==> flow/design.v <==
module PIEZO_reality_and_damedame(RESETN,CLK_1MHZ,A,T,SONG );
input RESETN,CLK_1MHZ,A,T;
output SONG;
reg SONG;
reg BUFF,BUFF2;
reg [10:0] freq,freq2;
reg [31:0] CNT_SOUND,CNT_SOUND2;
integer CLK_COUNT,CLK_COUNT2;
integer scale,scale2;
always @(*)
begin
if(A&&~T)
	SONG = BUFF;
else if(~A&&T)
	SONG = BUFF2;	
else 
	SONG =0;
end
always @( posedge CLK_1MHZ)
begin
	case(scale)
		-2: freq <= 0;
		-1: freq <= 0;
		0: freq <= 1012;	 
		1:	freq <= 1516;	  
		2:	freq <= 955;		  
		3: freq <= 1012;	  
		4: freq <= 1136;	  
		5: freq <= 1275;	  
		6: freq <= 1012;	  
		7: freq <= 0;	     
		8: freq <= 1607;	  
		9: freq <= 955;		  
		10: freq <= 1012;	  
		11: freq <= 1136;	  
		12: freq <= 1275;	  
		13: freq <= 1012;	  
		14: freq <= 675;	  
		15: freq <= 758;	  
		16: freq <= 1012;	  
		17: freq <= 0;	 	  
		18: freq <= 1516;	  
		19: freq <= 1351;	  
		20: freq <= 1275;	  
		21: freq <= 1012;	  
		22: freq <= 1136;	  
		23: freq <= 1204;	  
		24: freq <= 1136;	  
		25: freq <= 0;	  
		26: freq <= 1516;	  
		27: freq <= 758;	  
		28: freq <= 851;	  
		29: freq <= 902;	  
		30: freq <= 851;	  
		31: freq <= 0;	  
		32: freq <= 1275;	  
		33: freq <= 851;	  
		34: freq <= 955;	  
		35: freq <= 1012;	  
		36: freq <= 955;	  
		37: freq <= 1012;	  
		38: freq <= 1136;	  
		39: freq <= 0;	 	  
		40: freq <= 1012;	  
		41: freq <= 1516;	  
		42: freq <= 955;	  
		43: freq <= 1012;	  
		44: freq <= 1136;	  
		45: freq <= 1275;	  
		46: freq <= 1012;	  
		47: freq <= 0;	     
		48: freq <= 1607;	  
		49: freq <= 955;	 
		50: freq <= 1012;	  
		51: freq <= 1136;	  
		52: freq <= 1275;	  
		53: freq <= 1012;	  
		54: freq <= 675;	  
		55: freq <= 758;	  
		56: freq <= 1012;	  
		57: freq <= 0;	 	  
		58: freq <= 1516;	  
		59: freq <= 1351;	  
		60: freq <= 1275;	  
		61: freq <= 1012;	  
		62: freq <= 1136;	  
		63: freq <= 1204;	  
		64: freq <= 1136;	  
		65: freq <= 0;	  
		66: freq <= 1516;	  
		67: freq <= 758;	  
		68: freq <= 851;	  
		69: freq <= 902;	  
		70: freq <= 851;	  
		71: freq <= 0;	  
		72: freq <= 1275;	  
		73: freq <= 851;	  
		74: freq <= 955;	  
		75: freq <= 1012;	  
		76: freq <= 1136;	  
		77: freq <= 1275;	  
		78: freq <= 1275;	  
		79: freq <= 0;       
		default: freq <= 0;
	endcase
	case(scale2)
		-2: freq2 <= 0;
		-1: freq2 <= 0;	 
		0: freq2 <= 955;	  
		1: freq2 <= 851;	  
		2: freq2 <= 955;	  
		3: freq2 <= 758;	  
		4: freq2 <= 758;	  
		5: freq2 <= 758;	  
		6: freq2 <= 758;	  
		7: freq2 <= 758;	  
		8: freq2 <= 0;	  
		8: freq2 <= 0;	  
		9: freq2 <= 955;	  
		10: freq2 <= 955;	  
		11: freq2 <= 1012;	
		12: freq2 <= 1012;	
		13: freq2 <= 1012;	
		14: freq2 <= 1012;	
		15: freq2 <= 955;	 
		16: freq2 <= 955;	 
		17: freq2 <= 851;	 
		18: freq2 <= 851;	 
		19: freq2 <= 1136;	  
		20: freq2 <= 1275;	  
		21: freq2 <= 1275;	 
		22: freq2 <= 1275;	 
		23: freq2 <= 1275;	 
		24: freq2 <= 1275;	 
		25: freq2 <= 1275;	 
		26: freq2 <= 1275;	 
		27: freq2 <= 0;	  
		28: freq2 <= 0;	  
		29: freq2 <= 0;	  
		30: freq2 <= 0;	  
		31: freq2 <= 1275;	  
		32: freq2 <= 1431;	  
		33: freq2 <= 1516;	  
		34: freq2 <= 1431;	  
		35: freq2 <= 1431;	  
		36: freq2 <= 1431;	  
		37: freq2 <= 1431;	  
		38: freq2 <= 1431;	  
		39: freq2 <= 0;	  
		40: freq2 <= 0;	  
		41: freq2 <= 1136;	  
		42: freq2 <= 1136;	  
		43: freq2 <= 1012;	 
		44: freq2 <= 1012;	 
		45: freq2 <= 1012;	 
		46: freq2<= 1012;	 
		47: freq2<= 758;	  
		48: freq2 <= 758;	  
		49: freq2 <= 1012;	 
		50: freq2 <= 1012;	 
		51: freq2 <= 851;	 
		52:	freq2 <= 955;	 
		53:	freq2 <= 955;	 
		54:	freq2 <= 955;	 
		55:	freq2 <= 955;	 
		56:	freq2 <= 955;	 
		57:	freq2 <= 955;	 
		58:	freq2 <= 955;	 
		59:	freq2 <= 0;	  
		60:	freq2 <= 0;	  
		61:	freq2 <= 0;	  
		62:	freq2 <= 0;	  
		63:	freq2 <= 955;	 
		64:	freq2 <= 851;	 
		65:	freq2 <= 955;	 
		66:	freq2 <= 758;	  
		67:	freq2 <= 758;	  
		68:	freq2 <= 758;	  
		69:	freq2 <= 758;	  
		70:	freq2 <= 758;	  
		71:	freq2 <= 0;	  
		72:	freq2 <= 0;	  
		73:	freq2 <= 1136;	  
		74:	freq2 <= 1012;	 
		75:	freq2 <= 955;	 
		76:	freq2 <= 955;	 
		77:	freq2 <= 955;	 
		78:	freq2 <= 955;	 
		79:	freq2 <= 851;	 
		80:	freq2 <= 851;	 
		81:	freq2 <= 851;	 
		82:	freq2 <= 851;	 
		83:	freq2 <= 1275;	  
		84:	freq2 <= 1275;	  
		85:	freq2 <= 851;	 
		86:	freq2 <= 851;	 
		87:	freq2 <= 955;	 
		88:	freq2 <= 955;	 
		89:	freq2 <= 955;	 
		90:	freq2 <= 955;	 
		91:	freq2 <= 955;	 
		92:	freq2 <= 955;	 
		93:	freq2 <= 0;	  
		94:	freq2 <= 0;	  
		95:	freq2<= 0;	  
		96:	freq2<= 0;	  
		97:	freq2 <= 1516;	  
		98:	freq2 <= 1431;	  
		99:	freq2 <= 1275;	  
	100:	freq2 <= 1431;	  
	101:	freq2 <= 955;	 
	102:	freq2 <= 955;	 
	103:	freq2 <= 955;	 
	104:	freq2 <= 955;	 
	105:	freq2 <= 955;	 
	106:	freq2 <= 955;	 
	107:	freq2 <= 0;	  
	108:	freq2 <= 0;	  
	109:	freq2 <= 0;	  
	110:	freq2 <= 0;	  
	111:	freq2 <= 0;	  
	112:	freq2 <= 0;	  
	113:	freq2 <= 1516;	 
	114:	freq2<= 1431;	 
	115:	freq2 <= 1275;	  
	116:	freq2 <= 1431;	  
	117:	freq2 <= 851;	 
	118:	freq2 <= 851;	 
	119:	freq2 <= 851;	 
	120:	freq2 <= 851;	 
	121:	freq2 <= 851;	 
	122:	freq2 <= 851;	 
	123:	freq2 <= 0;	  
	124:	freq2 <= 0;	  
	125:	freq2 <= 0;	  
	126:	freq2 <= 0;	  
	127:	freq2 <= 851;	 
	128:	freq2 <= 955;	 
	129:	freq2 <= 1012;	 
	130:	freq2<= 955;	 
	default: freq <= 0;
	endcase		
end
always @(negedge RESETN or posedge CLK_1MHZ)
begin
	if(RESETN==1'b0)
		begin
				scale <= -2;
				BUFF <= 0;
				CNT_SOUND <= 0;
				CLK_COUNT <= 0;
		end
	else
		begin
			if(A)
				begin
					if( scale== -2 || scale == -1||
						 scale == 1|| scale == 2|| scale == 4|| scale == 5 || scale == 7 ||
						 scale == 8|| scale == 9|| scale == 11|| scale == 12|| scale == 15||
						 scale == 17|| scale == 18|| scale == 19|| scale == 20|| scale == 21||
						 scale ==23|| scale ==25|| scale == 26|| scale == 27|| scale == 29||
						 scale ==31|| scale ==32|| scale ==33|| scale ==35 || scale ==37 ||
						 scale ==41|| scale ==42|| scale == 44|| scale == 45|| scale == 47||
						 scale == 48|| scale == 49|| scale == 51|| scale == 52|| scale == 55||
						 scale ==57|| scale ==58|| scale == 59|| scale == 60|| scale == 61||
						 scale ==63|| scale ==65|| scale == 66|| scale == 67|| scale == 69||
						 scale ==71|| scale ==72|| scale == 73|| scale == 75 )
						 begin
								if( (CLK_COUNT < 300000) )         
									begin
										if(CNT_SOUND >= freq)   
											begin
												CNT_SOUND <= 0;   
												BUFF <= ~BUFF;					
												CLK_COUNT <= CLK_COUNT+1; 
											end				
										else   
											begin
												CNT_SOUND <=CNT_SOUND +1;  
												CLK_COUNT <= CLK_COUNT+1;
											end
									end						
								else  
									begin
										CLK_COUNT <= 0;	
										CNT_SOUND <= 0;	
										scale <= scale + 1;
									end
						end
					else if(scale == 3|| scale == 6|| scale ==10|| scale ==22 || scale ==24 ||
						 scale ==28|| scale ==30|| scale == 34|| scale == 39|| scale == 43||
						 scale == 46|| scale == 50|| scale == 62|| scale == 64|| scale == 68 ||scale == 70||
						 scale ==74|| scale ==77|| scale == 79)
							begin
								if( (CLK_COUNT < 600000) )         
									begin
										if(CNT_SOUND >= freq)   
											begin
												CNT_SOUND <= 0;   
												BUFF <= ~BUFF;					
												CLK_COUNT <= CLK_COUNT+1; 
											end				
										else   
											begin
												CNT_SOUND <=CNT_SOUND +1;  
												CLK_COUNT <= CLK_COUNT+1;
											end
									end						
								else  
									begin
										CLK_COUNT <= 0;	
										CNT_SOUND <= 0;
										scale <= scale + 1;
									end
							end	
					else if(scale == 0|| scale ==14|| scale ==36|| scale ==40 || scale ==54 ||
						 scale ==76)
						 begin
								if( (CLK_COUNT < 900000) )         
									begin
										if(CNT_SOUND >= freq)   
											begin
												CNT_SOUND <= 0;   
												BUFF <= ~BUFF;					
												CLK_COUNT <= CLK_COUNT+1; 
											end				
										else   
											begin
												CNT_SOUND <=CNT_SOUND +1;  
												CLK_COUNT <= CLK_COUNT+1;
											end
									end						
								else  
									begin
										CLK_COUNT <= 0;	
										CNT_SOUND <= 0;	
										scale <= scale + 1;
									end
							end
					else if(scale == 13|| scale ==16|| scale ==38|| scale ==53 || scale ==56 ||
						 scale ==78)
						 begin
								if( (CLK_COUNT < 1200000) )         
									begin
										if(CNT_SOUND >= freq)   
											begin
												CNT_SOUND <= 0;   
												BUFF <= ~BUFF;					
												CLK_COUNT <= CLK_COUNT+1; 
											end				
										else   
											begin
												CNT_SOUND <=CNT_SOUND +1;  
												CLK_COUNT <= CLK_COUNT+1;
											end
									end						
								else  
									begin
										CLK_COUNT <= 0;	
										CNT_SOUND <= 0;	
										scale <= scale + 1;
									end
						 end
					else       
						begin
							scale <= -2;
							BUFF  <= 0;
							CNT_SOUND <= 0;
							CLK_COUNT <= 0;
						end
				end
				else 
					begin
							scale <= -2;
							BUFF  <= 0;
							CNT_SOUND <= 0;
							CLK_COUNT <= 0;
					end
			end
end
always @(negedge RESETN or posedge CLK_1MHZ)
begin
	if(RESETN==1'b0)
		begin
				scale2<= -2;
				BUFF2 <= 0;
				CNT_SOUND2 <= 0;
				CLK_COUNT2 <= 0;
		end
	else
		begin	
			if(T)
				begin
					if(scale2 < 131) 
						begin
							if( (CLK_COUNT2 < 250000) )        
											begin
												if(CNT_SOUND2 >= freq2)   
													begin
														CNT_SOUND2 <= 0;   
														BUFF2 <= ~BUFF2;					
														CLK_COUNT2 <= CLK_COUNT2+1; 
													end				
												else   
													begin
														CNT_SOUND2 <=CNT_SOUND2 +1;  
														CLK_COUNT2 <= CLK_COUNT2+1;
													end
												end						
							else 
								begin
									CLK_COUNT2 <= 0;	
									CNT_SOUND2 <= 0;	
									scale2 <= scale2 + 1;
								end
						end
					else
						begin
							CLK_COUNT2 <= 0;	
							CNT_SOUND2 <= 0;	
							scale2 <= -2;
						end
				end
				else
					begin
						scale2<= -2;
						BUFF2 <= 0;
						CNT_SOUND2 <= 0;
						CLK_COUNT2 <= 0;
					end
	  end
end
endmodule
Ticket comment

## Tool chain data of PIEZO_reality_and_damedame

Tool output for the design above before and after an edit, in the order of the flow.
"unedited" refers to lines of the RTL above, "edited" to lines of the edited file.
"difference" is "edited" less "unedited", of the values as shown; "rel. change" is that difference over "unedited", in percent.
Operators carry their Yosys type and port widths (W data, S select, Z words).
Library cell names are shortened.
The mark - stands for no value.

| design | value |
|---|---|
| design top | PIEZO_reality_and_damedame |
| clock | CLK_1MHZ |
| standard-cell library | sky130hd |
| library corner | tt_025C_1v80 |

## Edit of the RTL

The edit as a unified diff against the file above.
A script made this edit. It was not meant as an optimisation and need not keep what the design does.

```diff
@@ -405,5 +405,5 @@
 													begin
 														CNT_SOUND2 <=CNT_SOUND2 +1;  
-														CLK_COUNT2 <= CLK_COUNT2+1;
+														CLK_COUNT2 <= CLK_COUNT2|1;
 													end
 												end						
```

## Word-level counts

Yosys after proc, flatten, opt, wreduce and memory -nomap, before mapping. Memory bits, and registers merged into a memory's read port (data or address), are not among the register bits. Print and check cells are not counted.

Bit counts:

| what | unedited | edited | difference | rel. change (%) |
|---|---|---|---|---|
| output and inout bits | 1 | 1 | 0 | 0.00 |
| elaborated cells | 487 | 490 | +3 | +0.62 |
| bits in writable memories | 0 | 0 | 0 | - |
| bits in registers | 216 | 216 | 0 | 0.00 |
| input port bits | 4 | 4 | 0 | 0.00 |
| latch bits | 0 | 0 | 0 | - |
| clocked read ports x word width | 0 | 0 | 0 | - |
| memory cells | 0 | 0 | 0 | - |
| bits in read-only memories | 0 | 0 | 0 | - |

Operators by class:

| what | unedited | edited | difference | rel. change (%) |
|---|---|---|---|---|
| $mul | 0 | 0 | 0 | - |
| magnitude comparators | 8 | 8 | 0 | 0.00 |
| add/sub/neg operators | 6 | 6 | 0 | 0.00 |
| equality and inequality tests | 294 | 295 | +1 | +0.34 |
| bitwise logic cells | 4 | 4 | 0 | 0.00 |
| multiplexer cells | 56 | 57 | +1 | +1.79 |
| divide/modulo/power cells | 0 | 0 | 0 | - |
| shift operators | 0 | 0 | 0 | - |
| reductions and logical operators | 109 | 109 | 0 | 0.00 |

Operator list:

| operator | unedited | edited | difference | rel. change (%) |
|---|---|---|---|---|
| $mux W32 | 38 | 39 | +1 | +2.63 |
| $ne A4 B3 Y1 const B | 1 | 2 | +1 | +100.00 |
| $eq A32 B7 Y1 const B | 109 | 109 | 0 | 0.00 |
| $logic_or A1 B1 Y1 | 78 | 78 | 0 | 0.00 |
| $eq A32 B6 Y1 const B | 77 | 77 | 0 | 0.00 |
| $eq A32 B5 Y1 const B | 37 | 37 | 0 | 0.00 |
| $eq A32 B4 Y1 const B | 20 | 20 | 0 | 0.00 |
| $eq A32 B8 Y1 const B | 19 | 19 | 0 | 0.00 |
| $mux W1 | 16 | 16 | 0 | 0.00 |
| $eq A32 B3 Y1 const B | 9 | 9 | 0 | 0.00 |
| $eq A32 B2 Y1 const B | 6 | 6 | 0 | 0.00 |
| $reduce_or A2 Y1 | 5 | 5 | 0 | 0.00 |
| $add A32 B2 Y32 const B | 4 | 4 | 0 | 0.00 |
| $not A1 Y1 | 4 | 4 | 0 | 0.00 |
| $eq A32 B1 Y1 const B | 3 | 3 | 0 | 0.00 |
| $logic_not A32 Y1 | 3 | 3 | 0 | 0.00 |
| $ne A2 B1 Y1 const B | 3 | 3 | 0 | 0.00 |
| $reduce_or A10 Y1 | 3 | 3 | 0 | 0.00 |
| $reduce_or A12 Y1 | 3 | 3 | 0 | 0.00 |
| $add A32 B1 Y32 const B | 2 | 2 | 0 | 0.00 |
| $eq A32 B32 Y1 const B | 2 | 2 | 0 | 0.00 |
| $ge A32 B11 Y1 | 2 | 2 | 0 | 0.00 |
| $logic_and A1 B1 Y1 | 2 | 2 | 0 | 0.00 |
| $lt A32 B21 Y1 const B | 2 | 2 | 0 | 0.00 |
| $ne A3 B3 Y1 const B | 2 | 2 | 0 | 0.00 |
| $reduce_and A4 Y1 | 2 | 2 | 0 | 0.00 |
| $reduce_or A4 Y1 | 2 | 2 | 0 | 0.00 |
| $reduce_or A6 Y1 | 2 | 2 | 0 | 0.00 |

The list need not be complete.

## Depth

Depth = most cells in a row (Yosys ltp): at word level without a register or memory, in the mapped netlist without a sequential cell, where the memories' decode and read muxes count.

Logic depth:

| what | unedited | edited | difference | rel. change (%) |
|---|---|---|---|---|
| word-level depth | 53 | 53 | 0 | 0.00 |
| ABC_AREA | 0 | 0 | - | - |
| depth in mapped cells | 15 | 14 | -1 | -6.67 |
| mapped depth without buffers | 12 | 11 | -1 | -8.33 |

## Synthesis result

The flow's flattened synthesis, as Yosys stat reports it; memories are mapped. The netlist is that of the ABC_AREA named above (0 if unset); the other value can give another one.

Cells by type:

| cell type | unedited | edited | difference | rel. change (%) |
|---|---|---|---|---|
| nor2_1 | 167 | 123 | -44 | -26.35 |
| a21oi_1 | 40 | 57 | +17 | +42.50 |
| clkbuf_1 | 39 | 55 | +16 | +41.03 |
| o311a_1 | 1 | 15 | +14 | +1400.00 |
| nand3_1 | 85 | 73 | -12 | -14.12 |
| a211oi_1 | 21 | 11 | -10 | -47.62 |
| or3_1 | 14 | 24 | +10 | +71.43 |
| o31a_1 | 6 | 16 | +10 | +166.67 |
| nand2_1 | 107 | 98 | -9 | -8.41 |
| nand4_1 | 24 | 33 | +9 | +37.50 |
| nand4b_1 | 1 | 10 | +9 | +900.00 |
| xor2_1 | 62 | 54 | -8 | -12.90 |
| nor4_1 | 34 | 41 | +7 | +20.59 |
| nor2b_1 | 17 | 10 | -7 | -41.18 |
| nor3_1 | 24 | 30 | +6 | +25.00 |
| a31oi_1 | 16 | 10 | -6 | -37.50 |
| buf_2 | 15 | 21 | +6 | +40.00 |
| o21a_1 | 10 | 4 | -6 | -60.00 |

The list need not be complete.

Synthesis totals:

| what | unedited | edited | difference | rel. change (%) |
|---|---|---|---|---|
| buffer cells | 62 | 84 | +22 | +35.48 |
| cell area after synthesis (µm²) | 11717.5 | 12261.8 | +544.3 | +4.65 |
| sequential area (µm²) | 5482.8 | 5482.8 | 0.0 | 0.00 |
| cells in the netlist | 1274 | 1318 | +44 | +3.45 |
| mapped flip-flops | 216 | 216 | 0 | 0.00 |

## Timing after synthesis

Source: OpenSTA report_checks on the synthesized netlist (no wires, ideal clock, input and output delay 20% of the period each), path of least setup slack; recovery checks are left aside. Register names are those of the netlist, which keeps one name where synthesis merged equal registers.

Path post-synthesis:

| what | unedited | edited | difference | rel. change (%) |
|---|---|---|---|---|
| kind | input-to-output | input-to-output | - | - |
| from | input A | input A | - | - |
| to | output SONG | output SONG | - | - |
| setup slack (ns) | 5.696 | 5.155 | -0.541 | - |
| period (ns) | 10.0 | 10.0 | 0.0 | 0.00 |
| output delay (ns) | 2.000 | 2.000 | 0.000 | 0.00 |
| data required time (ns) | 8.000 | 8.000 | 0.000 | 0.00 |
| path delay (ns) | 0.304 | 0.845 | +0.541 | +177.96 |
| data arrival time (ns) | 2.304 | 2.845 | +0.541 | +23.48 |
| driving pins on the path | 2 | 5 | +3 | +150.00 |
| time at the first pin (ns) | 2.000 | 2.000 | 0.000 | 0.00 |
| external input delay (ns) | 2.000 | 2.000 | 0.000 | 0.00 |
| buffers on the path | 0 | 2 | +2 | - |
| synthesis period reached (ns) | 4.304 | 4.845 | +0.541 | +12.57 |

"path delay" = arrival - input delay + setup time.
A path that ends at an output port has no setup time.
"driving pins on the path" counts driving pins, that of a launching flip-flop among them; a cell with two outputs on the path counts twice.
"synthesis period reached" = period - worst setup slack (recovery checks aside). The figure is calculated, with input and output delays left at 20% of the set period.
Between the ends stands the longest chain of elaborated cells between them, by number of cells; it is not shown to be the way that was timed. Of several equally long chains one is given.
Each line given opens the expression or statement behind the cell; cells for indexed reads and writes are added by Yosys, which also makes memories of some case tables.

| between the ends, post-synthesis, unedited | value |
|---|---|
| cell sequence | nand2_1 o21ai_0 |
| cells in the longest elaborated chain | 4 |
| elaborated cells between the ends (all ways) | 5 |
| source lines of those cells | 2 |
| classes of those cells | mux: 2; logic: 1; reduce/logical: 2 |

Ends and longest elaborated chain, post-synthesis, unedited:

| what | RTL line | RTL |
|---|---|---|
| start, declared | 2 | `input RESETN,CLK_1MHZ,A,T;` |
| $not A1 Y1 | 14 | `else if(~A&&T)` |
| $logic_and A1 B1 Y1 | 14 |  |
| $mux W1 | 14 |  |
| $mux W1 | 12 | `if(A&&~T)` |
| end, declared | 3 | `output SONG;` |

| between the ends, post-synthesis, edited | value |
|---|---|
| cell sequence | clkbuf_1 inv_1 clkbuf_1 nand3_1 o21ai_0 |
| cells in the longest elaborated chain | 4 |
| elaborated cells between the ends (all ways) | 5 |
| source lines of those cells | 2 |
| classes of those cells | mux: 2; logic: 1; reduce/logical: 2 |

Ends and longest elaborated chain, post-synthesis, edited:

| what | RTL line | RTL |
|---|---|---|
| start, declared | 2 | `input RESETN,CLK_1MHZ,A,T;` |
| $not A1 Y1 | 14 | `else if(~A&&T)` |
| $logic_and A1 B1 Y1 | 14 |  |
| $mux W1 | 14 |  |
| $mux W1 | 12 | `if(A&&~T)` |
| end, declared | 3 | `output SONG;` |

## Timing after layout

From the final timing report of each run of pair 1: the path of least setup slack in the routed layout; clock arrival at registers is part of the times.

Path post-layout:

| what | unedited | edited | difference | rel. change (%) |
|---|---|---|---|---|
| kind | reg-to-reg | reg-to-reg | - | - |
| from | register scale[3] | register scale[2] | - | - |
| to | register scale[27] | register scale[15] | - | - |
| setup slack (ns) | 1.31 | 1.53 | +0.22 | - |
| time at the first pin (ns) | 0.51 | 0.51 | 0.00 | 0.00 |
| library setup time (ns) | 0.10 | 0.07 | -0.03 | - |
| data arrival time (ns) | 4.46 | 4.27 | -0.19 | -4.26 |
| buffers on the path | 0 | 1 | +1 | - |
| driving pins on the path | 11 | 11 | 0 | 0.00 |
| period (ns) | 5.36 | 5.36 | 0.00 | 0.00 |
| data required time (ns) | 5.77 | 5.80 | +0.03 | +0.52 |

Between the ends stands the longest chain of elaborated cells between them, by number of cells; it is not shown to be the way that was timed. Of several equally long chains one is given.
A register here has more assigning lines than the two given.

| between the ends, post-layout, unedited | value |
|---|---|
| cell sequence | dfstp_2 or3b_2 o21ai_1 a32o_1 a21oi_1 o221a_2 nor4_1 and2_1 o211ai_1 nor2_1 nor2_1 |
| cells in the longest elaborated chain | 53 |
| elaborated cells between the ends (all ways) | 175 |
| classes of those cells | add/sub: 1; eq/ne: 85; mux: 9; reduce/logical: 80 |

Ends and longest elaborated chain, post-layout, unedited:

| what | RTL line | RTL |
|---|---|---|
| start, declared | 9 | `integer scale,scale2;` |
| start, assigned | 248 | `scale <= -2;` |
| start, assigned | 287 | `scale <= scale + 1;` |
| $eq A32 B2 Y1 | 257 | `if( scale== -2 \|\| scale == -1\|\|` |
| $logic_or A1 B1 Y1 x50 | 257 |  |
| $mux W32 | 257 |  |
| $mux W32 | 255 | `if(A)` |
| end, assigned | 248 |  |
| end, assigned | 287 |  |
| end, declared | 9 |  |

| between the ends, post-layout, edited | value |
|---|---|
| cell sequence | dfstp_2 clkinv_1 o2bb2a_1 o21ai_0 nand4b_1 nor4b_2 o211a_2 nor2_4 buf_4 nand4_1 o31a_1 |
| cells in the longest elaborated chain | 53 |
| elaborated cells between the ends (all ways) | 175 |
| classes of those cells | add/sub: 1; eq/ne: 85; mux: 9; reduce/logical: 80 |

Ends and longest elaborated chain, post-layout, edited:

| what | RTL line | RTL |
|---|---|---|
| start, declared | 9 | `integer scale,scale2;` |
| start, assigned | 248 | `scale <= -2;` |
| start, assigned | 287 | `scale <= scale + 1;` |
| $eq A32 B2 Y1 | 257 | `if( scale== -2 \|\| scale == -1\|\|` |
| $logic_or A1 B1 Y1 x50 | 257 |  |
| $mux W32 | 257 |  |
| $mux W32 | 255 | `if(A)` |
| end, assigned | 248 |  |
| end, assigned | 287 |  |
| end, declared | 9 |  |

## Measured runs

Runs of the flow (Yosys, OpenROAD) on both versions; the two runs of a pair have the same settings. The constraints put input and output delay at 20% of the set period each and load the outputs with 0.01 pF.

| flow settings, pair 1 | value |
|---|---|
| period_ns | 5.36 |
| CAP_MARGIN | 20 |
| CORE_MARGIN | 2 |
| CORE_UTILIZATION | 40 |
| SLEW_MARGIN | 20 |

Results, pair 1:

| what | unedited | edited | difference | rel. change (%) |
|---|---|---|---|---|
| setup slack of the critical path (ns) | 1.306 | 1.528 | +0.222 | - |
| final utilization (%) | 45.3 | 44.6 | -0.7 | - |
| reached clock period (ns) | 4.054 | 3.832 | -0.222 | -5.48 |
| area of the die (µm²) | 30679.3 | 32071.4 | +1392.1 | +4.54 |
| total negative slack (ns) | 0.000 | 0.000 | 0.000 | - |
| worst hold slack in the final report (ns) | 0.479 | 0.485 | +0.006 | - |
| overall power (µW) | 3501 | 3512 | +11 | +0.31 |
| standard-cell area after layout (µm²) | 13050.0 | 13526.7 | +476.7 | +3.65 |
| Yosys chip area after synthesis (µm²) | 11717.5 | 12261.8 | +544.3 | +4.65 |

| flow settings, pair 2 | value |
|---|---|
| ABC_AREA | 1 |
| CAP_MARGIN | 15 |
| CELL_PAD_IN_SITES_GLOBAL_PLACEMENT | 1 |
| CORE_UTILIZATION | 18 |
| CTS_CLUSTER_SIZE | 24 |
| MAX_ROUTING_LAYER | met5 |
| PLACE_DENSITY_LB_ADDON | 0.19 |
| SETUP_SLACK_MARGIN | 0.17 |
| TNS_END_PERCENT | 30 |
| period_ns | 8.58 |
| CORE_MARGIN | 2 |
| SLEW_MARGIN | 20 |

Results, pair 2:

| what | unedited | edited | difference | rel. change (%) |
|---|---|---|---|---|
| setup slack of the critical path (ns) | 3.572 | 3.425 | -0.147 | - |
| final utilization (%) | 21.3 | 21.6 | +0.3 | - |
| reached clock period (ns) | 5.008 | 5.155 | +0.147 | +2.94 |
| area of the die (µm²) | 70782.6 | 73568.4 | +2785.8 | +3.94 |
| total negative slack (ns) | 0.000 | 0.000 | 0.000 | - |
| worst hold slack in the final report (ns) | 0.459 | 0.462 | +0.003 | - |
| overall power (µW) | 2392 | 2547 | +155 | +6.48 |
| standard-cell area after layout (µm²) | 14572.7 | 15178.3 | +605.6 | +4.16 |
| Yosys chip area after synthesis (µm²) | 12360.6 | 12854.8 | +494.2 | +4.00 |

"reached clock period" = clock period - worst setup slack. The figure is calculated, with input and output delays left at 20% of the set period.
"overall power": no workload was simulated; the value follows from the tool's default switching activity.
